==> flow/design.v <==
parameter Z_2 = 2'bZZ;
parameter Z_4 = 4'bZZZZ;
parameter Z_8 = 8'bZZZZZZZZ;
parameter Z_16 = 16'bZZZZZZZZZZZZZZZZ;
parameter IDLE = 2'b00;
parameter WRITE_CONTROL = 2'b01;
parameter READ_CONTROL = 2'b10;
parameter REG_SP = 4'b1000;
parameter REG_EPC = 4'b1001;
parameter REG_ESP = 4'b1010;
parameter REG_IH = 4'b1011;
parameter REG_RA = 4'b1100;
parameter OP_ADDIU = 5'b01001;
parameter OP_ADDIU3 = 5'b01000;
parameter OP_B = 5'b00010;
parameter OP_BEQZ = 5'b00100;
parameter OP_BNEZ = 5'b00101;
parameter OP_LI = 5'b01101;
parameter OP_LW = 5'b10011;
parameter OP_SW = 5'b11011;
parameter OP_ADDSP3 = 5'b00000;
parameter OP_CMPI = 5'b01110;
parameter OP_LW_SP = 5'b10010;
parameter OP_SW_SP = 5'b11010;
parameter OP_INT = 5'b11111;
parameter OP_BTEQZ_PREFIX = 5'b01100;
parameter OP_BTEQZ_SUFFIX = 3'b000;
parameter OP_ADDSP_PREFIX = 5'b01100;
parameter OP_ADDSP_SUFFIX = 3'b011;
parameter OP_MTSP_PREFIX = 5'b01100;
parameter OP_MTSP_SUFFIX = 3'b100;
parameter OP_AND_PREFIX = 5'b11101;
parameter OP_AND_SUFFIX = 5'b01100;
parameter OP_CMP_PREFIX = 5'b11101;
parameter OP_CMP_SUFFIX = 5'b01010;
parameter OP_OR_PREFIX = 5'b11101;
parameter OP_OR_SUFFIX = 5'b01101;
parameter OP_NOT_PREFIX = 5'b11101;
parameter OP_NOT_SUFFIX = 5'b01111;
parameter OP_SLLV_PREFIX = 5'b11101;
parameter OP_SLLV_SUFFIX = 5'b00100;
parameter OP_SLTU_PREFIX = 5'b11101;
parameter OP_SLTU_SUFFIX = 5'b00011;
parameter OP_JR_PREFIX = 5'b11101;
parameter OP_JR_MIDFIX = 3'b000;
parameter OP_JR_SUFFIX = 5'b00000;
parameter OP_MFPC_PREFIX = 5'b11101;
parameter OP_MFPC_MIDFIX = 3'b010;
parameter OP_MFPC_SUFFIX = 5'b00000;
parameter OP_JALR_PREFIX = 5'b11101;
parameter OP_JALR_MIDFIX = 3'b110;
parameter OP_JALR_SUFFIX = 5'b00000;
parameter OP_JRRA_PREFIX = 5'b11101;
parameter OP_JRRA_MIDFIX = 3'b001;
parameter OP_JRRA_SUFFIX = 5'b00000;
parameter OP_MFIH_PREFIX = 5'b11110;
parameter OP_MFIH_SUFFIX = 8'b00000000;
parameter OP_MTIH_PREFIX = 5'b11110;
parameter OP_MTIH_SUFFIX = 8'b00000001;
parameter OP_SLL_PREFIX = 5'b00110;
parameter OP_SLL_SUFFIX = 2'b00;
parameter OP_SRA_PREFIX = 5'b00110;
parameter OP_SRA_SUFFIX = 2'b11;
parameter OP_SUBU_PREFIX = 5'b11100;
parameter OP_SUBU_SUFFIX = 2'b11;
parameter OP_ADDU_PREFIX = 5'b11100;
parameter OP_ADDU_SUFFIX = 2'b01;
parameter OP_NOP = 16'b0000100000000000;
module ByPass (
  input [3:0] sourceAddress,
  input [15:0] sourceValue,
  input [3:0] updatedAddress,
  input [15:0] updatedValue,
  output [15:0] selectedValue
);
assign selectedValue = updatedAddress == sourceAddress ? updatedValue : sourceValue;
endmodule
module Forwarder (
	input clk,
	input rst,
	input [15:0] in,
	output reg [15:0] out
);
reg [15:0] temp;
always @ (negedge clk or negedge rst) begin
	if (!rst) begin
		temp <= 0;
	end else begin
		temp <= in;
	end
end
always @ (posedge clk or negedge rst) begin
	if (!rst) begin
		out <= 0;
	end else begin
		out <= temp;
	end
end
endmodule
module Forwarder4Bit (
	input clk,
	input rst,
	input [3:0] in,
	output reg [3:0] out
);
reg [3:0] temp;
always @ (negedge clk or negedge rst) begin
	if (!rst) begin
		temp <= 0;
	end else begin
		temp <= in;
	end
end
always @ (posedge clk or negedge rst) begin
	if (!rst) begin
		out <= 0;
	end else begin
		out <= temp;
	end
end
endmodule
module InterruptSelector (
  input [15:0] normalInstruction,
  input [15:0] interruptInstruction,
  input interruptSignal,
  output [15:0] selectedInstruction
);
assign selectedInstruction = interruptSignal ? interruptInstruction : normalInstruction;
endmodule
module HardwareInterruptHandler (
  input clock, 
  input reset,
  input interruptSignal,
  input handInterruptSignalIn,
  output interruptSignalOut
);
reg [3:0] handSignalCache;
always @ (posedge clock or negedge reset) begin
  if (!reset) begin
    handSignalCache <= 4'b1111;
  end else begin
    handSignalCache[0] <= handSignalCache[1];
    handSignalCache[1] <= handSignalCache[2];
    handSignalCache[2] <= handSignalCache[3];
    handSignalCache[3] <= handInterruptSignalIn;
  end
end
assign interruptSignalOut = (handSignalCache[0] && handSignalCache[1] && !handSignalCache[2] && !handSignalCache[3]) ?  1'b1   :  interruptSignal;
endmodule
module InterruptHandler (
  input clock,
  input reset,
  input [3:0] interruptIndexIn,
  input interruptSignalIn,
  output reg interruptSignalOut,
  output reg [15:0] interruptInstructionOut
);
parameter OP_ADDIU = 5'b01001;
parameter OP_ADDIU3 = 5'b01000;
parameter OP_B = 5'b00010;
parameter OP_BEQZ = 5'b00100;
parameter OP_BNEZ = 5'b00101;
parameter OP_LI = 5'b01101;
parameter OP_LW = 5'b10011;
parameter OP_SW = 5'b11011;
parameter OP_ADDSP3 = 5'b00000;
parameter OP_CMPI = 5'b01110;
parameter OP_LW_SP = 5'b10010;
parameter OP_SW_SP = 5'b11010;
parameter OP_INT = 5'b11111;
parameter OP_BTEQZ_PREFIX = 5'b01100;
parameter OP_BTEQZ_SUFFIX = 3'b000;
parameter OP_ADDSP_PREFIX = 5'b01100;
parameter OP_ADDSP_SUFFIX = 3'b011;
parameter OP_MTSP_PREFIX = 5'b01100;
parameter OP_MTSP_SUFFIX = 3'b100;
parameter OP_AND_PREFIX = 5'b11101;
parameter OP_AND_SUFFIX = 5'b01100;
parameter OP_CMP_PREFIX = 5'b11101;
parameter OP_CMP_SUFFIX = 5'b01010;
parameter OP_OR_PREFIX = 5'b11101;
parameter OP_OR_SUFFIX = 5'b01101;
parameter OP_NOT_PREFIX = 5'b11101;
parameter OP_NOT_SUFFIX = 5'b01111;
parameter OP_SLLV_PREFIX = 5'b11101;
parameter OP_SLLV_SUFFIX = 5'b00100;
parameter OP_SLTU_PREFIX = 5'b11101;
parameter OP_SLTU_SUFFIX = 5'b00011;
parameter OP_JR_PREFIX = 5'b11101;
parameter OP_JR_MIDFIX = 3'b000;
parameter OP_JR_SUFFIX = 5'b00000;
parameter OP_MFPC_PREFIX = 5'b11101;
parameter OP_MFPC_MIDFIX = 3'b010;
parameter OP_MFPC_SUFFIX = 5'b00000;
parameter OP_JALR_PREFIX = 5'b11101;
parameter OP_JALR_MIDFIX = 3'b110;
parameter OP_JALR_SUFFIX = 5'b00000;
parameter OP_JRRA_PREFIX = 5'b11101;
parameter OP_JRRA_MIDFIX = 3'b001;
parameter OP_JRRA_SUFFIX = 5'b00000;
parameter OP_MFIH_PREFIX = 5'b11110;
parameter OP_MFIH_SUFFIX = 8'b00000000;
parameter OP_MTIH_PREFIX = 5'b11110;
parameter OP_MTIH_SUFFIX = 8'b00000001;
parameter OP_SLL_PREFIX = 5'b00110;
parameter OP_SLL_SUFFIX = 2'b00;
parameter OP_SRA_PREFIX = 5'b00110;
parameter OP_SRA_SUFFIX = 2'b11;
parameter OP_SUBU_PREFIX = 5'b11100;
parameter OP_SUBU_SUFFIX = 2'b11;
parameter OP_ADDU_PREFIX = 5'b11100;
parameter OP_ADDU_SUFFIX = 2'b01;
parameter OP_NOP = 16'b0000100000000000;
reg [3:0] interruptState;
reg [3:0] interruptIndex;
reg insideInterrupt;
localparam STATE_TOTAL = 10;
always @ (negedge clock or negedge reset) begin
  if (!reset) begin
    interruptState <= 1;
    interruptIndex <= 0;
    insideInterrupt <= 0;
  end else begin
    if (interruptSignalIn == 1 && insideInterrupt == 0 && interruptState == 1) begin
      interruptIndex <= interruptIndexIn;
      insideInterrupt <= 1;
    end else if (interruptState < STATE_TOTAL && insideInterrupt == 1) begin
      interruptState <= interruptState + 1;
    end else if (interruptState == STATE_TOTAL) begin
      interruptState <= 1;
      insideInterrupt <= 0;
      interruptIndex <= 0;
    end
  end
end
always @ (posedge clock or negedge reset) begin
  if (!reset) begin
    interruptInstructionOut <= OP_NOP;
    interruptSignalOut <= 0;
  end else begin
    if (insideInterrupt == 1) begin 
	    interruptInstructionOut <= {8'hF8, interruptState, interruptIndex};
		  interruptSignalOut <= 1;
	  end else begin
	    interruptInstructionOut <= OP_NOP;
		  interruptSignalOut <= 0;
	  end
  end
end
endmodule
module InstructionFetcher (
	input clk,
	input rst,
	input [15:0] current_PC,  
	input [15:0] mem_read,  
	output reg [15:0] current_IR_addr,
	output reg [15:0] current_IR
);
parameter OP_ADDIU = 5'b01001;
parameter OP_ADDIU3 = 5'b01000;
parameter OP_B = 5'b00010;
parameter OP_BEQZ = 5'b00100;
parameter OP_BNEZ = 5'b00101;
parameter OP_LI = 5'b01101;
parameter OP_LW = 5'b10011;
parameter OP_SW = 5'b11011;
parameter OP_ADDSP3 = 5'b00000;
parameter OP_CMPI = 5'b01110;
parameter OP_LW_SP = 5'b10010;
parameter OP_SW_SP = 5'b11010;
parameter OP_INT = 5'b11111;
parameter OP_BTEQZ_PREFIX = 5'b01100;
parameter OP_BTEQZ_SUFFIX = 3'b000;
parameter OP_ADDSP_PREFIX = 5'b01100;
parameter OP_ADDSP_SUFFIX = 3'b011;
parameter OP_MTSP_PREFIX = 5'b01100;
parameter OP_MTSP_SUFFIX = 3'b100;
parameter OP_AND_PREFIX = 5'b11101;
parameter OP_AND_SUFFIX = 5'b01100;
parameter OP_CMP_PREFIX = 5'b11101;
parameter OP_CMP_SUFFIX = 5'b01010;
parameter OP_OR_PREFIX = 5'b11101;
parameter OP_OR_SUFFIX = 5'b01101;
parameter OP_NOT_PREFIX = 5'b11101;
parameter OP_NOT_SUFFIX = 5'b01111;
parameter OP_SLLV_PREFIX = 5'b11101;
parameter OP_SLLV_SUFFIX = 5'b00100;
parameter OP_SLTU_PREFIX = 5'b11101;
parameter OP_SLTU_SUFFIX = 5'b00011;
parameter OP_JR_PREFIX = 5'b11101;
parameter OP_JR_MIDFIX = 3'b000;
parameter OP_JR_SUFFIX = 5'b00000;
parameter OP_MFPC_PREFIX = 5'b11101;
parameter OP_MFPC_MIDFIX = 3'b010;
parameter OP_MFPC_SUFFIX = 5'b00000;
parameter OP_JALR_PREFIX = 5'b11101;
parameter OP_JALR_MIDFIX = 3'b110;
parameter OP_JALR_SUFFIX = 5'b00000;
parameter OP_JRRA_PREFIX = 5'b11101;
parameter OP_JRRA_MIDFIX = 3'b001;
parameter OP_JRRA_SUFFIX = 5'b00000;
parameter OP_MFIH_PREFIX = 5'b11110;
parameter OP_MFIH_SUFFIX = 8'b00000000;
parameter OP_MTIH_PREFIX = 5'b11110;
parameter OP_MTIH_SUFFIX = 8'b00000001;
parameter OP_SLL_PREFIX = 5'b00110;
parameter OP_SLL_SUFFIX = 2'b00;
parameter OP_SRA_PREFIX = 5'b00110;
parameter OP_SRA_SUFFIX = 2'b11;
parameter OP_SUBU_PREFIX = 5'b11100;
parameter OP_SUBU_SUFFIX = 2'b11;
parameter OP_ADDU_PREFIX = 5'b11100;
parameter OP_ADDU_SUFFIX = 2'b01;
parameter OP_NOP = 16'b0000100000000000;
always @ (negedge clk) begin
	current_IR_addr <= current_PC;
end
always @ (negedge rst or posedge clk) begin
	if (!rst) begin
		current_IR <= OP_NOP;
	end else begin
		current_IR <= mem_read;
	end
end
endmodule
module InstructionDecoder (
  input clock,
  input reset,
  input [15:0] currentInstruction,
  output reg [3:0] firstRegisiterAddress,
  output reg [3:0] secondRegisiterAddress,   
  output reg [3:0] targetRegisiterAddress,
  output reg [2:0] jumpControl,
  output reg [3:0] interruptIndex,
  output reg interruptSignal,
  output reg interruptInstructionSignal
);
parameter OP_ADDIU = 5'b01001;
parameter OP_ADDIU3 = 5'b01000;
parameter OP_B = 5'b00010;
parameter OP_BEQZ = 5'b00100;
parameter OP_BNEZ = 5'b00101;
parameter OP_LI = 5'b01101;
parameter OP_LW = 5'b10011;
parameter OP_SW = 5'b11011;
parameter OP_ADDSP3 = 5'b00000;
parameter OP_CMPI = 5'b01110;
parameter OP_LW_SP = 5'b10010;
parameter OP_SW_SP = 5'b11010;
parameter OP_INT = 5'b11111;
parameter OP_BTEQZ_PREFIX = 5'b01100;
parameter OP_BTEQZ_SUFFIX = 3'b000;
parameter OP_ADDSP_PREFIX = 5'b01100;
parameter OP_ADDSP_SUFFIX = 3'b011;
parameter OP_MTSP_PREFIX = 5'b01100;
parameter OP_MTSP_SUFFIX = 3'b100;
parameter OP_AND_PREFIX = 5'b11101;
parameter OP_AND_SUFFIX = 5'b01100;
parameter OP_CMP_PREFIX = 5'b11101;
parameter OP_CMP_SUFFIX = 5'b01010;
parameter OP_OR_PREFIX = 5'b11101;
parameter OP_OR_SUFFIX = 5'b01101;
parameter OP_NOT_PREFIX = 5'b11101;
parameter OP_NOT_SUFFIX = 5'b01111;
parameter OP_SLLV_PREFIX = 5'b11101;
parameter OP_SLLV_SUFFIX = 5'b00100;
parameter OP_SLTU_PREFIX = 5'b11101;
parameter OP_SLTU_SUFFIX = 5'b00011;
parameter OP_JR_PREFIX = 5'b11101;
parameter OP_JR_MIDFIX = 3'b000;
parameter OP_JR_SUFFIX = 5'b00000;
parameter OP_MFPC_PREFIX = 5'b11101;
parameter OP_MFPC_MIDFIX = 3'b010;
parameter OP_MFPC_SUFFIX = 5'b00000;
parameter OP_JALR_PREFIX = 5'b11101;
parameter OP_JALR_MIDFIX = 3'b110;
parameter OP_JALR_SUFFIX = 5'b00000;
parameter OP_JRRA_PREFIX = 5'b11101;
parameter OP_JRRA_MIDFIX = 3'b001;
parameter OP_JRRA_SUFFIX = 5'b00000;
parameter OP_MFIH_PREFIX = 5'b11110;
parameter OP_MFIH_SUFFIX = 8'b00000000;
parameter OP_MTIH_PREFIX = 5'b11110;
parameter OP_MTIH_SUFFIX = 8'b00000001;
parameter OP_SLL_PREFIX = 5'b00110;
parameter OP_SLL_SUFFIX = 2'b00;
parameter OP_SRA_PREFIX = 5'b00110;
parameter OP_SRA_SUFFIX = 2'b11;
parameter OP_SUBU_PREFIX = 5'b11100;
parameter OP_SUBU_SUFFIX = 2'b11;
parameter OP_ADDU_PREFIX = 5'b11100;
parameter OP_ADDU_SUFFIX = 2'b01;
parameter OP_NOP = 16'b0000100000000000;
parameter Z_2 = 2'bZZ;
parameter Z_4 = 4'bZZZZ;
parameter Z_8 = 8'bZZZZZZZZ;
parameter Z_16 = 16'bZZZZZZZZZZZZZZZZ;
parameter IDLE = 2'b00;
parameter WRITE_CONTROL = 2'b01;
parameter READ_CONTROL = 2'b10;
parameter REG_SP = 4'b1000;
parameter REG_EPC = 4'b1001;
parameter REG_ESP = 4'b1010;
parameter REG_IH = 4'b1011;
parameter REG_RA = 4'b1100;
localparam NONE_CONTROL = 3'b000;
localparam B_CONTROL = 3'b001;
localparam BEQZ_CONTROL = 3'b010;
localparam BNEZ_CONTROL = 3'b011;
localparam BTEQZ_CONTROL = 3'b100;
localparam JR_CONTROL = 3'b101;
localparam JALR_CONTROL = 3'b110;
localparam JRRA_CONTROL = 3'b111;
reg [15:0] instruction;
wire [3:0] firstParameter = {1'b0, instruction[10:8]};
wire [3:0] secondParameter = {1'b0, instruction[7:5]};
wire [3:0] thirdParameter = {1'b0, instruction[4:2]};
always @ (negedge clock or negedge reset) begin
  if (!reset) begin
    instruction <= OP_NOP;
  end else begin
    instruction <= currentInstruction;
  end
end
always @ (posedge clock or negedge reset) begin
  firstRegisiterAddress <= 0;
  secondRegisiterAddress <= 0;
  targetRegisiterAddress <= 4'hf;
  interruptSignal <= 0;
  interruptIndex <= 0;
  interruptInstructionSignal <= 0;
  jumpControl <= NONE_CONTROL;
  if (!reset) begin
    firstRegisiterAddress <= 0;
    secondRegisiterAddress <= 0;
    interruptSignal <= 0;
    interruptIndex <= 0;
    interruptInstructionSignal <= 0;
    targetRegisiterAddress <= 4'hf;
    jumpControl <= NONE_CONTROL;
  end else begin
    case (instruction[15:11])
      OP_ADDIU: begin
        targetRegisiterAddress <= firstParameter;
        firstRegisiterAddress <= firstParameter;
      end
      OP_ADDIU3: begin
        targetRegisiterAddress <= secondParameter;
        firstRegisiterAddress <= firstParameter;
      end
      OP_B: begin
        jumpControl <= B_CONTROL;
      end
      OP_BEQZ: begin
        jumpControl <= BEQZ_CONTROL;
        firstRegisiterAddress <= firstParameter;
      end
      OP_BNEZ: begin
        jumpControl <= BNEZ_CONTROL;
        firstRegisiterAddress <= firstParameter;
      end
      OP_LI: begin
        targetRegisiterAddress <= firstParameter;
      end
      OP_LW: begin
        targetRegisiterAddress <= secondParameter;
        firstRegisiterAddress <= firstParameter;
      end
      OP_SW: begin
        firstRegisiterAddress <= firstParameter;
        secondRegisiterAddress <= secondParameter;
      end
      OP_ADDSP3: begin
        targetRegisiterAddress <= firstParameter;
        secondRegisiterAddress <= REG_SP;
      end
      OP_CMPI: begin
        firstRegisiterAddress <= firstParameter;
      end
      OP_LW_SP: begin
        targetRegisiterAddress <= firstParameter;
        secondRegisiterAddress <= REG_SP;
      end
      OP_SW_SP: begin
        firstRegisiterAddress <= firstParameter;
        secondRegisiterAddress <= REG_SP;
      end
      OP_INT: begin
        case (instruction[7:4])
          0: begin
            interruptSignal <= 1;
            interruptIndex <= instruction[3:0];
          end
          1: begin 
            targetRegisiterAddress <= REG_EPC;
          end
          2: begin
            targetRegisiterAddress <= REG_ESP;
            firstRegisiterAddress <= REG_SP;
          end
          3: begin
            targetRegisiterAddress <= REG_SP;
          end
          4: begin
            firstRegisiterAddress <= REG_EPC;
            secondRegisiterAddress <= REG_SP;
          end
          5: begin
            secondRegisiterAddress <= REG_SP;
          end
          6: begin
            firstRegisiterAddress <= REG_ESP;
            secondRegisiterAddress <= REG_SP;
          end
          7: begin
				interruptInstructionSignal <= 1;
            firstRegisiterAddress <= REG_IH;
          end
        endcase
      end
      5'b01100: begin
        case (instruction[10:8])
          OP_BTEQZ_SUFFIX: begin
            jumpControl <= BTEQZ_CONTROL;
          end
          OP_ADDSP_SUFFIX: begin
            targetRegisiterAddress <= REG_SP;
            secondRegisiterAddress <= REG_SP;
          end
          OP_MTSP_SUFFIX: begin
            targetRegisiterAddress <= REG_SP;
            secondRegisiterAddress <= secondParameter;
          end
        endcase
      end
      5'b11101: begin
        case (instruction[4:0])
          OP_AND_SUFFIX: begin
            targetRegisiterAddress <= firstParameter;
            firstRegisiterAddress  <= firstParameter;
            secondRegisiterAddress <= secondParameter;
          end
          OP_CMP_SUFFIX: begin
            firstRegisiterAddress <= firstParameter;
            secondRegisiterAddress <= secondParameter;
          end
          OP_OR_SUFFIX: begin
            targetRegisiterAddress <= firstParameter;
            firstRegisiterAddress <= firstParameter;
            secondRegisiterAddress <= secondParameter;
          end
          OP_NOT_SUFFIX: begin
            targetRegisiterAddress <= firstParameter;
            secondRegisiterAddress <= secondParameter;
          end
          OP_SLLV_SUFFIX: begin
            targetRegisiterAddress <= secondParameter;
            firstRegisiterAddress <= firstParameter;
            secondRegisiterAddress <= secondParameter;
          end
          OP_SLTU_SUFFIX: begin
            firstRegisiterAddress <= firstParameter;
            secondRegisiterAddress <= secondParameter;
          end
          5'b00000: begin
            case (instruction[7:5])
              OP_JR_MIDFIX: begin
				    jumpControl <= JR_CONTROL;
                firstRegisiterAddress <= firstParameter;
              end
              OP_MFPC_MIDFIX: begin
                targetRegisiterAddress <= firstParameter;
              end
              OP_JALR_MIDFIX: begin
				    jumpControl <= JALR_CONTROL;
                targetRegisiterAddress <= REG_RA;
                firstRegisiterAddress <= firstParameter;
              end
              OP_JRRA_MIDFIX: begin
				    jumpControl <= JRRA_CONTROL;
                firstRegisiterAddress <= REG_RA;
              end
            endcase
          end
        endcase
      end
      5'b11110: begin
        case (instruction[7:0])
          OP_MFIH_SUFFIX: begin
            targetRegisiterAddress <= firstParameter;
            firstRegisiterAddress <= REG_IH;
          end
          OP_MTIH_SUFFIX: begin
            targetRegisiterAddress <= REG_IH;
            firstRegisiterAddress <= firstParameter;
          end
        endcase
      end
      5'b00110: begin
        case (instruction[1:0])
          OP_SLL_SUFFIX: begin
            targetRegisiterAddress <= firstParameter;
            secondRegisiterAddress <= secondParameter;
          end
          OP_SRA_SUFFIX: begin
            targetRegisiterAddress <= firstParameter;
            secondRegisiterAddress <= secondParameter;
          end
        endcase
      end
      5'b11100: begin
        case (instruction[1:0])
          OP_SUBU_SUFFIX: begin
            targetRegisiterAddress <= thirdParameter;
            firstRegisiterAddress <= firstParameter;
            secondRegisiterAddress <= secondParameter;
          end
          OP_ADDU_SUFFIX: begin
            targetRegisiterAddress <= thirdParameter;
            firstRegisiterAddress <= firstParameter;
            secondRegisiterAddress <= secondParameter;
          end
        endcase
      end
      default: begin
      end
    endcase
  end
end
endmodule
module ProgramCounterAdder (
  input clock,
  input reset,
  input [15:0] currentPC,
  input [15:0] currentInstruction,
  input [15:0] finalRegisterValue,
  input t,
  input interruptSignal,
  input interruptInstructionSignal,
  input [2:0] jumpControl,
  output [15:0] nextPC
);
localparam NONE_CONTROL = 3'b000;
localparam B_CONTROL = 3'b001;
localparam BEQZ_CONTROL = 3'b010;
localparam BNEZ_CONTROL = 3'b011;
localparam BTEQZ_CONTROL = 3'b100;
localparam JR_CONTROL = 3'b101;
reg [15:0] instruction, jumpPC;
reg [15:0] programCounterRegister;
reg jump;
wire [15:0] immediateSignExtend_8bit = {instruction[7] ? 8'hff : 8'h00, instruction[7:0]};
wire [15:0] immediateSignExtend_11bit = {instruction[10] ?  5'b11111 : 5'b00000, instruction[10:0]};
always @ (negedge clock or negedge reset) begin
  if (!reset) begin
    instruction <= 16'h8000;  
    programCounterRegister <= 16'hffff;  
  end else begin
    instruction <= currentInstruction;
    programCounterRegister <= currentPC;
  end
end
always @ (*) begin
  jumpPC = 0;
  jump = 0;
  if (!reset) begin
    jumpPC = 0;
    jump = 0;
  end else begin
    case (jumpControl)
      NONE_CONTROL: begin
        jumpPC = 0;
        jump = 0;
      end
      B_CONTROL: begin
        jumpPC = programCounterRegister + immediateSignExtend_11bit;
        jump = 1;
      end
      BEQZ_CONTROL: begin
        if (finalRegisterValue == 0) begin
          jumpPC = programCounterRegister + immediateSignExtend_8bit;
          jump = 1;
        end
      end
      BNEZ_CONTROL: begin
        if (finalRegisterValue != 0) begin
          jumpPC = programCounterRegister + immediateSignExtend_8bit;
          jump = 1;
        end
      end
      BTEQZ_CONTROL: begin
        if (t == 0) begin
          jumpPC = programCounterRegister + immediateSignExtend_8bit;
          jump = 1;
        end
      end
      JR_CONTROL: begin
        jumpPC = finalRegisterValue;
        jump = 1;
      end
    endcase
  end
end
assign nextPC = interruptInstructionSignal ? finalRegisterValue : (interruptSignal ? programCounterRegister : (jump ? jumpPC : programCounterRegister + 1));
endmodule
module ArithmeticLogicalUnit (
  input clock,
  input reset,
  input [15:0] finalFirstRegisterValue,
  input [15:0] finalSecondRegisterValue,
  input [15:0] currentProgramCounter,
  input [15:0] currentInstruction,
  output reg [15:0] targetValue,
  output reg tRead
);
reg tWriteEnable;
reg tToWrite;
reg [15:0] programCounter;
reg [15:0] instruction;
reg [15:0] firstRegisterValue;
reg [15:0] secondRegisterValue;
wire [15:0] immediateSignExtend_8bit = {instruction[7] ? 8'hff : 8'h00, instruction[7:0]};
wire [15:0] immediateSignExtend_11bit = {instruction[10] ?  5'b11111 : 5'b00000, instruction[10:0]};
wire [15:0] immediateZeroExtend_8bit = {8'h00, instruction[7:0]};
wire [15:0] immediateSignExtend_4bit = {instruction[3] ? 12'hfff : 12'h000, instruction[3:0]};
wire [3:0] shiftImmediate = instruction[4:2] ? instruction[4:2] : 8;
parameter OP_ADDIU = 5'b01001;
parameter OP_ADDIU3 = 5'b01000;
parameter OP_B = 5'b00010;
parameter OP_BEQZ = 5'b00100;
parameter OP_BNEZ = 5'b00101;
parameter OP_LI = 5'b01101;
parameter OP_LW = 5'b10011;
parameter OP_SW = 5'b11011;
parameter OP_ADDSP3 = 5'b00000;
parameter OP_CMPI = 5'b01110;
parameter OP_LW_SP = 5'b10010;
parameter OP_SW_SP = 5'b11010;
parameter OP_INT = 5'b11111;
parameter OP_BTEQZ_PREFIX = 5'b01100;
parameter OP_BTEQZ_SUFFIX = 3'b000;
parameter OP_ADDSP_PREFIX = 5'b01100;
parameter OP_ADDSP_SUFFIX = 3'b011;
parameter OP_MTSP_PREFIX = 5'b01100;
parameter OP_MTSP_SUFFIX = 3'b100;
parameter OP_AND_PREFIX = 5'b11101;
parameter OP_AND_SUFFIX = 5'b01100;
parameter OP_CMP_PREFIX = 5'b11101;
parameter OP_CMP_SUFFIX = 5'b01010;
parameter OP_OR_PREFIX = 5'b11101;
parameter OP_OR_SUFFIX = 5'b01101;
parameter OP_NOT_PREFIX = 5'b11101;
parameter OP_NOT_SUFFIX = 5'b01111;
parameter OP_SLLV_PREFIX = 5'b11101;
parameter OP_SLLV_SUFFIX = 5'b00100;
parameter OP_SLTU_PREFIX = 5'b11101;
parameter OP_SLTU_SUFFIX = 5'b00011;
parameter OP_JR_PREFIX = 5'b11101;
parameter OP_JR_MIDFIX = 3'b000;
parameter OP_JR_SUFFIX = 5'b00000;
parameter OP_MFPC_PREFIX = 5'b11101;
parameter OP_MFPC_MIDFIX = 3'b010;
parameter OP_MFPC_SUFFIX = 5'b00000;
parameter OP_JALR_PREFIX = 5'b11101;
parameter OP_JALR_MIDFIX = 3'b110;
parameter OP_JALR_SUFFIX = 5'b00000;
parameter OP_JRRA_PREFIX = 5'b11101;
parameter OP_JRRA_MIDFIX = 3'b001;
parameter OP_JRRA_SUFFIX = 5'b00000;
parameter OP_MFIH_PREFIX = 5'b11110;
parameter OP_MFIH_SUFFIX = 8'b00000000;
parameter OP_MTIH_PREFIX = 5'b11110;
parameter OP_MTIH_SUFFIX = 8'b00000001;
parameter OP_SLL_PREFIX = 5'b00110;
parameter OP_SLL_SUFFIX = 2'b00;
parameter OP_SRA_PREFIX = 5'b00110;
parameter OP_SRA_SUFFIX = 2'b11;
parameter OP_SUBU_PREFIX = 5'b11100;
parameter OP_SUBU_SUFFIX = 2'b11;
parameter OP_ADDU_PREFIX = 5'b11100;
parameter OP_ADDU_SUFFIX = 2'b01;
parameter OP_NOP = 16'b0000100000000000;
parameter Z_2 = 2'bZZ;
parameter Z_4 = 4'bZZZZ;
parameter Z_8 = 8'bZZZZZZZZ;
parameter Z_16 = 16'bZZZZZZZZZZZZZZZZ;
parameter IDLE = 2'b00;
parameter WRITE_CONTROL = 2'b01;
parameter READ_CONTROL = 2'b10;
parameter REG_SP = 4'b1000;
parameter REG_EPC = 4'b1001;
parameter REG_ESP = 4'b1010;
parameter REG_IH = 4'b1011;
parameter REG_RA = 4'b1100;
always @ (negedge clock or negedge reset) begin
  if (!reset) begin
    programCounter <= 0;
    instruction <= OP_NOP;
    firstRegisterValue <= 0;
    secondRegisterValue <= 0;
  end else begin
    programCounter <= currentProgramCounter;
    instruction <= currentInstruction;
    firstRegisterValue <= finalFirstRegisterValue;
    secondRegisterValue <= finalSecondRegisterValue;
  end
end
always @(posedge clock or negedge reset) begin
  if (!reset) begin
    tWriteEnable <= 1;
    tToWrite <= 0;
    targetValue <= 0;
    tRead <= 0;
  end else begin
    case (instruction[15:11])
      OP_ADDIU: begin
        targetValue <= firstRegisterValue + immediateSignExtend_8bit;
      end
      OP_ADDIU3: begin
        targetValue <= firstRegisterValue + immediateSignExtend_4bit;
      end
      OP_LI: begin
        targetValue <= immediateZeroExtend_8bit;
      end
      OP_SW: begin
        targetValue <= secondRegisterValue;
      end		  
      OP_ADDSP3: begin
        targetValue <= secondRegisterValue + immediateSignExtend_8bit;
      end
      OP_CMPI: begin
        tToWrite <= firstRegisterValue != immediateSignExtend_8bit;
        if (tWriteEnable) tRead <= firstRegisterValue != immediateSignExtend_8bit;
        tWriteEnable <= 0;
      end
      OP_SW_SP: begin
		    targetValue <= firstRegisterValue;
		  end
      OP_INT: begin
        case (instruction[7:4])
          1: begin 
            targetValue <= programCounter;
          end
          2: begin
            targetValue <= firstRegisterValue;
          end
          3: begin
            targetValue <= 16'hBF20;
          end
          4: begin
            targetValue <= firstRegisterValue;
          end 
          5: begin
            targetValue <= instruction[3:0];
          end
          6: begin
            targetValue <= firstRegisterValue;
          end 
        endcase
      end
      5'b01100: begin
        case (instruction[10:8])
          OP_ADDSP_SUFFIX: begin
            targetValue <= secondRegisterValue + immediateSignExtend_8bit;
          end
          OP_MTSP_SUFFIX: begin
            targetValue <= secondRegisterValue;
          end
        endcase
      end
      5'b11101: begin
        case (instruction[4:0])
          OP_AND_SUFFIX: begin
            targetValue <= firstRegisterValue & secondRegisterValue;
          end
          OP_CMP_SUFFIX: begin
            tToWrite <= firstRegisterValue != secondRegisterValue;
            if (tWriteEnable) tRead <= firstRegisterValue != secondRegisterValue;
            tWriteEnable <= 0;
          end
          OP_OR_SUFFIX: begin
            targetValue <= firstRegisterValue | secondRegisterValue;
          end
          OP_NOT_SUFFIX: begin
            targetValue <= ~secondRegisterValue;
          end
          OP_SLLV_SUFFIX: begin
            targetValue <= secondRegisterValue << firstRegisterValue;
          end
          OP_SLTU_SUFFIX: begin
            tToWrite <= $unsigned(firstRegisterValue) < $unsigned(secondRegisterValue);
            if (tWriteEnable) tRead <= $unsigned(firstRegisterValue) < $unsigned(secondRegisterValue);
            tWriteEnable <= 0;
          end
          5'b00000: begin
            case (instruction[7:5])
              OP_MFPC_MIDFIX: begin
                targetValue <= programCounter;
              end
              OP_JALR_MIDFIX: begin
                targetValue <= programCounter;
              end
            endcase
          end
        endcase
      end
      5'b11110: begin
        case (instruction[7:0])
          OP_MFIH_SUFFIX: begin
            targetValue <= firstRegisterValue;
          end
          OP_MTIH_SUFFIX: begin
            targetValue <= firstRegisterValue;
          end
        endcase
      end
      5'b00110: begin
        case (instruction[1:0])
          OP_SLL_SUFFIX: begin
            targetValue <= secondRegisterValue << shiftImmediate;
          end
          OP_SRA_SUFFIX: begin
            targetValue <= secondRegisterValue >>> shiftImmediate;
          end
        endcase
      end
      5'b11100: begin
        case (instruction[1:0])
          OP_SUBU_SUFFIX: begin
            targetValue <= firstRegisterValue - secondRegisterValue;
          end
          OP_ADDU_SUFFIX: begin
            targetValue <= firstRegisterValue + secondRegisterValue;
          end
        endcase
      end
      default: begin
			tWriteEnable <= 1;
			targetValue <= 0;
      end
    endcase
  end
end
endmodule
module MemoryAddressCalculator (
	input clk,
	input rst,
	input [15:0] instruction_in,
	input [15:0] first_register_value,
	input [15:0] second_reigster_value,
	output reg [1:0] memory_control,
	output reg [15:0] memory_address
);
wire [15:0] immediate_from_5;
wire [15:0] immediate_from_8;
reg [15:0] instruction;
reg [15:0] rm_1, rm_2;
parameter OP_ADDIU = 5'b01001;
parameter OP_ADDIU3 = 5'b01000;
parameter OP_B = 5'b00010;
parameter OP_BEQZ = 5'b00100;
parameter OP_BNEZ = 5'b00101;
parameter OP_LI = 5'b01101;
parameter OP_LW = 5'b10011;
parameter OP_SW = 5'b11011;
parameter OP_ADDSP3 = 5'b00000;
parameter OP_CMPI = 5'b01110;
parameter OP_LW_SP = 5'b10010;
parameter OP_SW_SP = 5'b11010;
parameter OP_INT = 5'b11111;
parameter OP_BTEQZ_PREFIX = 5'b01100;
parameter OP_BTEQZ_SUFFIX = 3'b000;
parameter OP_ADDSP_PREFIX = 5'b01100;
parameter OP_ADDSP_SUFFIX = 3'b011;
parameter OP_MTSP_PREFIX = 5'b01100;
parameter OP_MTSP_SUFFIX = 3'b100;
parameter OP_AND_PREFIX = 5'b11101;
parameter OP_AND_SUFFIX = 5'b01100;
parameter OP_CMP_PREFIX = 5'b11101;
parameter OP_CMP_SUFFIX = 5'b01010;
parameter OP_OR_PREFIX = 5'b11101;
parameter OP_OR_SUFFIX = 5'b01101;
parameter OP_NOT_PREFIX = 5'b11101;
parameter OP_NOT_SUFFIX = 5'b01111;
parameter OP_SLLV_PREFIX = 5'b11101;
parameter OP_SLLV_SUFFIX = 5'b00100;
parameter OP_SLTU_PREFIX = 5'b11101;
parameter OP_SLTU_SUFFIX = 5'b00011;
parameter OP_JR_PREFIX = 5'b11101;
parameter OP_JR_MIDFIX = 3'b000;
parameter OP_JR_SUFFIX = 5'b00000;
parameter OP_MFPC_PREFIX = 5'b11101;
parameter OP_MFPC_MIDFIX = 3'b010;
parameter OP_MFPC_SUFFIX = 5'b00000;
parameter OP_JALR_PREFIX = 5'b11101;
parameter OP_JALR_MIDFIX = 3'b110;
parameter OP_JALR_SUFFIX = 5'b00000;
parameter OP_JRRA_PREFIX = 5'b11101;
parameter OP_JRRA_MIDFIX = 3'b001;
parameter OP_JRRA_SUFFIX = 5'b00000;
parameter OP_MFIH_PREFIX = 5'b11110;
parameter OP_MFIH_SUFFIX = 8'b00000000;
parameter OP_MTIH_PREFIX = 5'b11110;
parameter OP_MTIH_SUFFIX = 8'b00000001;
parameter OP_SLL_PREFIX = 5'b00110;
parameter OP_SLL_SUFFIX = 2'b00;
parameter OP_SRA_PREFIX = 5'b00110;
parameter OP_SRA_SUFFIX = 2'b11;
parameter OP_SUBU_PREFIX = 5'b11100;
parameter OP_SUBU_SUFFIX = 2'b11;
parameter OP_ADDU_PREFIX = 5'b11100;
parameter OP_ADDU_SUFFIX = 2'b01;
parameter OP_NOP = 16'b0000100000000000;
parameter Z_2 = 2'bZZ;
parameter Z_4 = 4'bZZZZ;
parameter Z_8 = 8'bZZZZZZZZ;
parameter Z_16 = 16'bZZZZZZZZZZZZZZZZ;
parameter IDLE = 2'b00;
parameter WRITE_CONTROL = 2'b01;
parameter READ_CONTROL = 2'b10;
parameter REG_SP = 4'b1000;
parameter REG_EPC = 4'b1001;
parameter REG_ESP = 4'b1010;
parameter REG_IH = 4'b1011;
parameter REG_RA = 4'b1100;
assign immediate_from_5 = {instruction[4]? 11'b11111111111: 11'b00000000000, instruction[4:0]};
assign immediate_from_8 = {instruction[7]? 8'hFF: 8'h00, instruction[7:0]};
always @ (negedge clk or negedge rst) begin
	if (!rst) begin
		instruction <= 16'b0000100000000000;
		rm_1 <= 0;
		rm_2 <= 0;
	end else begin
		instruction <= instruction_in;
		rm_1 <= first_register_value;
		rm_2 <= second_reigster_value;
	end
end
always @ (posedge clk or negedge rst) begin
	if (!rst) begin
		memory_address <= 16'hFFFF;
		memory_control <= IDLE;
	end else begin
		case (instruction[15:11])
			OP_LW_SP: begin
				memory_address <= rm_2 + immediate_from_8;
				memory_control <= READ_CONTROL;
			end
			OP_LW: begin
				memory_address <= rm_1 + immediate_from_5;
				memory_control <= READ_CONTROL;
			end
			OP_SW_SP: begin
				memory_address <= rm_2 + immediate_from_8;
				memory_control <= WRITE_CONTROL;
			end
			OP_SW: begin
				memory_address <= rm_1 + immediate_from_5;
				memory_control <= WRITE_CONTROL;
			end
      OP_INT: begin
        case (instruction[7:4])
          4: begin
            memory_address <= rm_2;
            memory_control <= WRITE_CONTROL;
          end
          5: begin
            memory_address <= rm_2 + 1;
            memory_control <= WRITE_CONTROL;
          end
          6: begin
            memory_address <= rm_2 + 2;
            memory_control <= WRITE_CONTROL;
          end 
        endcase
      end
			default begin
				memory_address <= 16'hFFFF;
				memory_control <= IDLE;
			end
		endcase
	end
end
endmodule
module MemoryInterface (
	input clk,
	input rst,
	input [15:0] memory_address_from_cpu,
	input [15:0] target_value_from_cpu,
	input [1:0] memory_control_signal_from_cpu,
	input [15:0] data_fetched_from_memory,
	output reg [15:0] memory_address_to_memory,
	output [15:0] data_fetched_to_cpu,
	output reg [1:0] memory_control_signal_to_memory,
	output reg [15:0] target_value_to_memory
);
reg [15:0] memory_address_temp;
reg [1:0] memory_control_signal_temp;
reg [15:0] target_value_temp;
assign data_fetched_to_cpu = data_fetched_from_memory;
always @ (negedge clk or negedge rst) begin
	if (!rst) begin
		memory_address_temp <= 0;
		memory_control_signal_temp <= 0;
		target_value_temp <= 0;
	end else begin
		memory_address_temp <= memory_address_from_cpu;
		memory_control_signal_temp <= memory_control_signal_from_cpu;
		target_value_temp <= target_value_from_cpu;
	end
end
always @ (posedge clk or negedge rst) begin
	if (!rst) begin
		memory_address_to_memory <= 0;
		memory_control_signal_to_memory <= 0;
		target_value_to_memory <= 0;
	end else begin
		memory_address_to_memory <= memory_address_temp;
		memory_control_signal_to_memory <= memory_control_signal_temp;
		target_value_to_memory <= target_value_temp;
	end
end
endmodule
module Selector (
  input clk, rst,
  input [1:0] memory_control,
  input [15:0] mem_data_read,
  input [15:0] alu_cal_result,
  output [15:0] select_cal_result
);
reg [15:0] temp_result;
reg [1:0] memory_control_temp;
always @ (negedge clk or negedge rst) begin
  if (!rst) begin
    temp_result <= 0;
    memory_control_temp <= 0;
  end
  else begin
    temp_result <= alu_cal_result;
	 memory_control_temp <= memory_control;
  end
end
assign select_cal_result = memory_control_temp[1]? mem_data_read : temp_result;
endmodule
module Register (
  input clock,
  input reset,
  input [3:0] firstRegisterAddress,
  input [3:0] secondRegisterAddress,
  input [3:0] targetRegisterAddress,
  input [15:0] targetValue,
  output [15:0] firstRegisterValueOrigin,
  output [15:0] secondRegisterValueOrigin,
  output [175:0] debug_registers
);
reg [207:0] registers;
assign debug_registers = {
    registers[0*16 +: 16],
    registers[1*16 +: 16],
    registers[2*16 +: 16],
    registers[3*16 +: 16],
    registers[4*16 +: 16],
    registers[5*16 +: 16],
    registers[6*16 +: 16],
    registers[7*16 +: 16],
    registers[8*16 +: 16],
    registers[9*16 +: 16],
    registers[10*16 +: 16]
};
assign firstRegisterValueOrigin = firstRegisterAddress <= 12 ? registers[firstRegisterAddress*16 +: 16] : 16'h0000;
assign secondRegisterValueOrigin = secondRegisterAddress <= 12 ? registers[secondRegisterAddress*16 +: 16] : 16'h0000;
always @ (negedge clock, negedge reset) begin
  if (!reset) begin
    registers <= 0;
  end else begin
    if (targetRegisterAddress <= 12) begin
      registers[targetRegisterAddress*16 +: 16] <= targetValue;
    end
  end
end
endmodule
module CentralProcessingUnit (
  input clock,
  input reset,
  input handInterruptSignalIn,
  input [15:0] IF_memory_read,
  output [15:0] IF_address,
  input [15:0] MEM_memory_read,
  output [1:0] MEM_memory_control,
  output [15:0] MEM_memory_address,
  output [15:0] MEM_target_value,
  output [175:0] register_value
);
wire [15:0] programCounter_0;   
wire [15:0] programCounter_1;   
wire [15:0] programCounter_2;   
wire [15:0] programCounter_3;   
wire [15:0] programCounter_4;   
wire [15:0] programCounter_5;   
wire [15:0] instruction_1_origin;
wire [15:0] instruction_1_selected;
wire [15:0] instruction_2;
wire [15:0] instruction_3;
wire [15:0] instruction_4;
wire [3:0] firstRegisterAddress;
wire [15:0] firstRegisterValueOrigin;
wire [15:0] firstRegisterValueMiddle;
wire [15:0] firstRegisterValueFinal;
wire [3:0] secondRegisterAddress;
wire [15:0] secondRegisterValueOrigin;
wire [15:0] secondRegisterValueMiddle;
wire [15:0] secondRegisterValueFinal;
wire [3:0] targetRegisterAddress_2;
wire [3:0] targetRegisterAddress_3;
wire [3:0] targetRegisterAddress_4;
wire [15:0] targetValue_3;
wire [15:0] targetValue_4;
wire t;
wire [2:0] jumpControl;
wire [1:0] memoryControl;
wire [15:0] dataMemoryAddress;
wire [15:0] dataFetched;
wire [3:0] interruptIndex;
wire interruptSignalDecoder;
wire interruptSignalHandler;
wire interruptSignalHardware;
wire interruptInstructionSignal;
wire [15:0] interruptInstruction;
ProgramCounterAdder pcAdder (
  clock,
  reset,
  programCounter_0,
  instruction_1_selected,
  firstRegisterValueFinal,
  t,
  interruptSignalHandler,
  interruptInstructionSignal,
  jumpControl,
  programCounter_0
);
InstructionFetcher fetcher (
  .clk(clock),
  .rst(reset),
  .current_PC(programCounter_0),
  .mem_read(IF_memory_read),
  .current_IR_addr(IF_address),
  .current_IR(instruction_1_origin)
);
InstructionDecoder decoder (
  clock,
  reset,
  instruction_1_selected,
  firstRegisterAddress,
  secondRegisterAddress,
  targetRegisterAddress_2,
  jumpControl,
  interruptIndex,
  interruptSignalDecoder,
  interruptInstructionSignal
);
InterruptHandler handler (
  clock,
  reset,
  interruptIndex,
  interruptSignalHardware,
  interruptSignalHandler,
  interruptInstruction
);
InterruptSelector interruptSelector (
  instruction_1_origin,
  interruptInstruction,
  interruptSignalHandler,
  instruction_1_selected
);
HardwareInterruptHandler hardwareHandler (
  clock, 
  reset,
  interruptSignalDecoder,
  handInterruptSignalIn,
  interruptSignalHardware
);
Forwarder programCounterForwarder_2 (
  clock,
  reset,
  programCounter_0,
  programCounter_2
);
Forwarder instructionForwarder_2 (
  clock,
  reset,
  instruction_1_selected,
  instruction_2
);
ByPass firstRegisiterByPass_II (
  firstRegisterAddress,
  firstRegisterValueOrigin,
  targetRegisterAddress_4,
  targetValue_4,
  firstRegisterValueMiddle
);
ByPass firstRegisiterByPass_I (
  firstRegisterAddress,
  firstRegisterValueMiddle,
  targetRegisterAddress_3,
  targetValue_3,
  firstRegisterValueFinal
);
ByPass secondRegisterByPass_II (
  secondRegisterAddress,
  secondRegisterValueOrigin,
  targetRegisterAddress_4,
  targetValue_4,
  secondRegisterValueMiddle
);
ByPass secondRegisterByPass_I (
  secondRegisterAddress,
  secondRegisterValueMiddle,
  targetRegisterAddress_3,
  targetValue_3,
  secondRegisterValueFinal
);
ArithmeticLogicalUnit alu (
  clock,
  reset,
  firstRegisterValueFinal,
  secondRegisterValueFinal,
  programCounter_2,
  instruction_2,
  targetValue_3,
  t
);
MemoryAddressCalculator addressCalculator (
  clock,
  reset,
  instruction_2,
  firstRegisterValueFinal,
  secondRegisterValueFinal,
  memoryControl,
  dataMemoryAddress
);
Forwarder4Bit targetRegisterAddressForwarder_3 (
  clock,
  reset,
  targetRegisterAddress_2,
  targetRegisterAddress_3
);
MemoryInterface memoryCommunicator (
  .clk(clock),
  .rst(reset),
  .memory_address_from_cpu(dataMemoryAddress),  
  .target_value_from_cpu(targetValue_3), 
  .memory_control_signal_from_cpu(memoryControl),  
  .data_fetched_from_memory(MEM_memory_read),
  .memory_address_to_memory(MEM_memory_address),
  .memory_control_signal_to_memory(MEM_memory_control),
  .target_value_to_memory(MEM_target_value),
  .data_fetched_to_cpu(dataFetched)     
);
Selector selector (
  .clk(clock),
  .rst(reset),
  .memory_control(memoryControl),
  .mem_data_read(dataFetched),
  .alu_cal_result(targetValue_3),
  .select_cal_result(targetValue_4)
);
Forwarder4Bit targetRegisterAddressForwarder_4 (
  clock,
  reset,
  targetRegisterAddress_3,
  targetRegisterAddress_4
);
Register register (
  clock,
  reset,
  firstRegisterAddress,
  secondRegisterAddress,
  targetRegisterAddress_4,
  targetValue_4,
  firstRegisterValueOrigin,
  secondRegisterValueOrigin,
  register_value
);
endmodule
* Tool chain data of CentralProcessingUnit
What the tools print for CentralProcessingUnit, step after step. Line numbers count from 1 in the design file above. Cell names lack the library's common part. A cell with n/a has no value.
Inputs: top CentralProcessingUnit, clock clock, standard-cell library sky130hd, corner tt_025C_1v80

* Word level
Yosys after proc, flatten, opt, wreduce and memory -nomap, before mapping. Memory bits, and registers merged into a memory's read port (data or address), are not among the register bits. Print and check cells are not counted.
Bit counts: clocked read ports x word width 0, register bits after elaboration 582, bits in read-only memories 0, word-level cells 316, output and inout bits 226, memories 0, RAM bits 0, bits in latches 0, bits of input ports 35
Operators by class: bitwise logic cells 10, add/subtract/negate cells 13, multiply operators 0, reductions and logical operators 53, order comparisons 5, equality and inequality tests 99, shift-type cells 7, muxes and demuxes 87, divide/modulo/power cells 0
Operator list (count):
- 208-bit by 9-bit variable part select with 16-bit output | 2
- 16-bit two-way mux | 18
- 16-bit by 33-bit variable shift with 208-bit output | 1
- 16-bit by 33-bit variable shift with 208-bit output (first input constant) | 1
- 208-bit AND | 1
- 208-bit bitwise OR | 1
- 208-bit inverter | 1
- 16-bit parallel mux with 13-bit select | 1
- 16-bit parallel mux with 5-bit select | 2
- 16-bit adder | 7
- 16-bit parallel mux with 3-bit select | 2
- 16-bit parallel mux with 2-bit select | 3
- 5-bit by 4-bit == test with 1-bit output (second input constant) | 18
- 5-bit == test (second input constant) | 16
- 16-bit parallel mux with 4-bit select | 1
- 4-bit parallel mux with 2-bit select | 6
- 4-bit two-way mux | 11
- 8-bit negation with 33-bit output | 1
- 16-bit by 1-bit adder with 16-bit output (second input constant) | 2
- 16-bit != test | 2
- 4-bit parallel mux with 8-bit select | 1
- 5-bit by 3-bit == test with 1-bit output (second input constant) | 6
- 4-bit by 3-bit == test with 1-bit output (second input constant) | 7
- 4-bit parallel mux with 7-bit select | 1
- 2-bit OR reduction | 13
- 3-bit two-way mux | 7
- 5-bit zero test | 4
- 4-bit parallel mux with 5-bit select | 1
Other operator kinds: 65; their cells: 137.

* Logic depth
Yosys ltp: most cells in a row. Word level: on the elaborated netlist, between registers, memories and ports. Mapped: between sequential cells and ports; inverters and the memories' decode and read muxes count.
Depth: depth in word-level cells 11, ABC_AREA 1, mapped depth 24, depth with buffers taken out 23

* After synthesis
Yosys stat after the flow's synthesis: flattened, memories mapped to cells. It holds for the ABC_AREA given above (unset counts as 0); a run with the other value may have another netlist. Totals and module areas in this step are rounded.
Cell types:
- dfrtn_1 | count 353, total area 8.83E+03 um^2
- nand2_1 | count 973, total area 3.65E+03 um^2
- dfrtp_1 | count 136, total area 3.4E+03 um^2
- inv_1 | count 592, total area 2.22E+03 um^2
- o21ai_0 | count 407, total area 2.04E+03 um^2
- nand3_1 | count 362, total area 1.81E+03 um^2
- a21oi_1 | count 327, total area 1636.57 um^2
- ha_1 | count 127, total area 1.59E+03 um^2
- nor2_1 | count 367, total area 1.38E+03 um^2
- buf_4 | count 181, total area 1.36E+03 um^2
- dfstp_2 | count 45, total area 1.18E+03 um^2
- o22ai_1 | count 144, total area 900.864 um^2
- clkbuf_1 | count 163, total area 611.837 um^2
- o211ai_1 | count 74, total area 555.533 um^2
- o32ai_1 | count 56, total area 490.47 um^2
- xor2_1 | count 47, total area 411.645 um^2
- a31oi_1 | count 53, total area 331.568 um^2
- dfxtp_1 | count 16, total area 320.307 um^2
Not listed: further types 45, cells in them 426.
Synthesis totals: buffers 414, mapped cells 4849, area of sequential cells 13740 um^2, mapped area 35660 um^2, flip-flop cells 550

==> results <==
Top module CentralProcessingUnit; platform sky130hd; tools Yosys and OpenROAD; 3 stored runs in no particular order. Input and output delays are each 20% of the period that was set; the output load is 0.01 pF.
"power" rests on the timing tool's default activity at the inputs, not on a simulated workload.
The results are shown rounded.

[stored run 1] flow files
==> flow/run.sh <==
#!/bin/bash
# the make line also repeats the synthesis and layout settings of config.mk as NAME=value (left out here)
make -C /OpenROAD-flow-scripts/flow DESIGN_CONFIG=/design/flow/config.mk WORK_HOME=/design/flow/orfs CLKGATE_MAP_FILE= finish
==> flow/config.mk <==
export PLATFORM = sky130hd
export DESIGN_NAME = CentralProcessingUnit
export DESIGN_NICKNAME = CentralProcessingUnit
export VERILOG_FILES = /design/flow/design.v
export SDC_FILE = /design/flow/constraint.sdc
export NUM_CORES = 4
export LEC_CHECK = 0
export ABC_AREA = 1
export CAP_MARGIN = 20
export CELL_PAD_IN_SITES_DETAIL_PLACEMENT = 2
export CELL_PAD_IN_SITES_GLOBAL_PLACEMENT = 2
export CORE_MARGIN = 9
export CORE_UTILIZATION = 26
export CTS_CLUSTER_DIAMETER = 167
export CTS_CLUSTER_SIZE = 42
export GPL_ROUTABILITY_DRIVEN = 0
export GPL_TIMING_DRIVEN = 1
export HOLD_SLACK_MARGIN = -0.04
export MAX_ROUTING_LAYER = met5
export MIN_ROUTING_LAYER = met2
export PLACE_DENSITY_LB_ADDON = 0.1
export SETUP_SLACK_MARGIN = 1.32
export SLEW_MARGIN = 20
export TNS_END_PERCENT = 45
==> flow/constraint.sdc <==
create_clock -name core_clock -period 10.3 [get_ports {clock}]
set_input_delay 2.0600 -clock core_clock [delete_from_list [all_inputs] [get_ports {clock}]]
set_output_delay 2.0600 -clock core_clock [all_outputs]
set_load 0.01 [all_outputs]

[stored run 1] result: smallest hold slack 376 ps; full die area 150800 um^2; total negative setup slack 0 ps; standard-cell area after routing 42150 um^2; utilization after routing 31.0 %; area of the synthesized netlist 35660 um^2; lowest setup slack 1011 ps; power 10750 µW

[stored run 2] flow files
==> flow/run.sh <==
#!/bin/bash
# the make line also repeats the synthesis and layout settings of config.mk as NAME=value (left out here)
make -C /OpenROAD-flow-scripts/flow DESIGN_CONFIG=/design/flow/config.mk WORK_HOME=/design/flow/orfs CLKGATE_MAP_FILE= finish
==> flow/config.mk <==
export PLATFORM = sky130hd
export DESIGN_NAME = CentralProcessingUnit
export DESIGN_NICKNAME = CentralProcessingUnit
export VERILOG_FILES = /design/flow/design.v
export SDC_FILE = /design/flow/constraint.sdc
export NUM_CORES = 4
export LEC_CHECK = 0
export CAP_MARGIN = 20
export CORE_MARGIN = 2
export CORE_UTILIZATION = 40
export PLACE_DENSITY = 0.6
export SLEW_MARGIN = 20
==> flow/constraint.sdc <==
create_clock -name core_clock -period 10.8 [get_ports {clock}]
set_input_delay 2.1600 -clock core_clock [delete_from_list [all_inputs] [get_ports {clock}]]
set_output_delay 2.1600 -clock core_clock [all_outputs]
set_load 0.01 [all_outputs]

[stored run 2] result: smallest hold slack 366 ps; full die area 85720 um^2; total negative setup slack 0 ps; standard-cell area after routing 38400 um^2; utilization after routing 46.6 %; area of the synthesized netlist 33360 um^2; lowest setup slack 390 ps; power 9435 µW

[stored run 3] flow files
==> flow/run.sh <==
#!/bin/bash
# the make line also repeats the synthesis and layout settings of config.mk as NAME=value (left out here)
make -C /OpenROAD-flow-scripts/flow DESIGN_CONFIG=/design/flow/config.mk WORK_HOME=/design/flow/orfs CLKGATE_MAP_FILE= finish
==> flow/config.mk <==
export PLATFORM = sky130hd
export DESIGN_NAME = CentralProcessingUnit
export DESIGN_NICKNAME = CentralProcessingUnit
export VERILOG_FILES = /design/flow/design.v
export SDC_FILE = /design/flow/constraint.sdc
export NUM_CORES = 4
export LEC_CHECK = 0
export CAP_MARGIN = 20
export CORE_MARGIN = 2
export CORE_UTILIZATION = 32
export PLACE_DENSITY = 0.6
export SLEW_MARGIN = 20
==> flow/constraint.sdc <==
create_clock -name core_clock -period 10.8 [get_ports {clock}]
set_input_delay 2.1600 -clock core_clock [delete_from_list [all_inputs] [get_ports {clock}]]
set_output_delay 2.1600 -clock core_clock [all_outputs]
set_load 0.01 [all_outputs]

[stored run 3] result: smallest hold slack 362 ps; full die area 106800 um^2; total negative setup slack 0 ps; standard-cell area after routing 38870 um^2; utilization after routing 37.6 %; area of the synthesized netlist 33360 um^2; lowest setup slack 247 ps; power 9492 µW
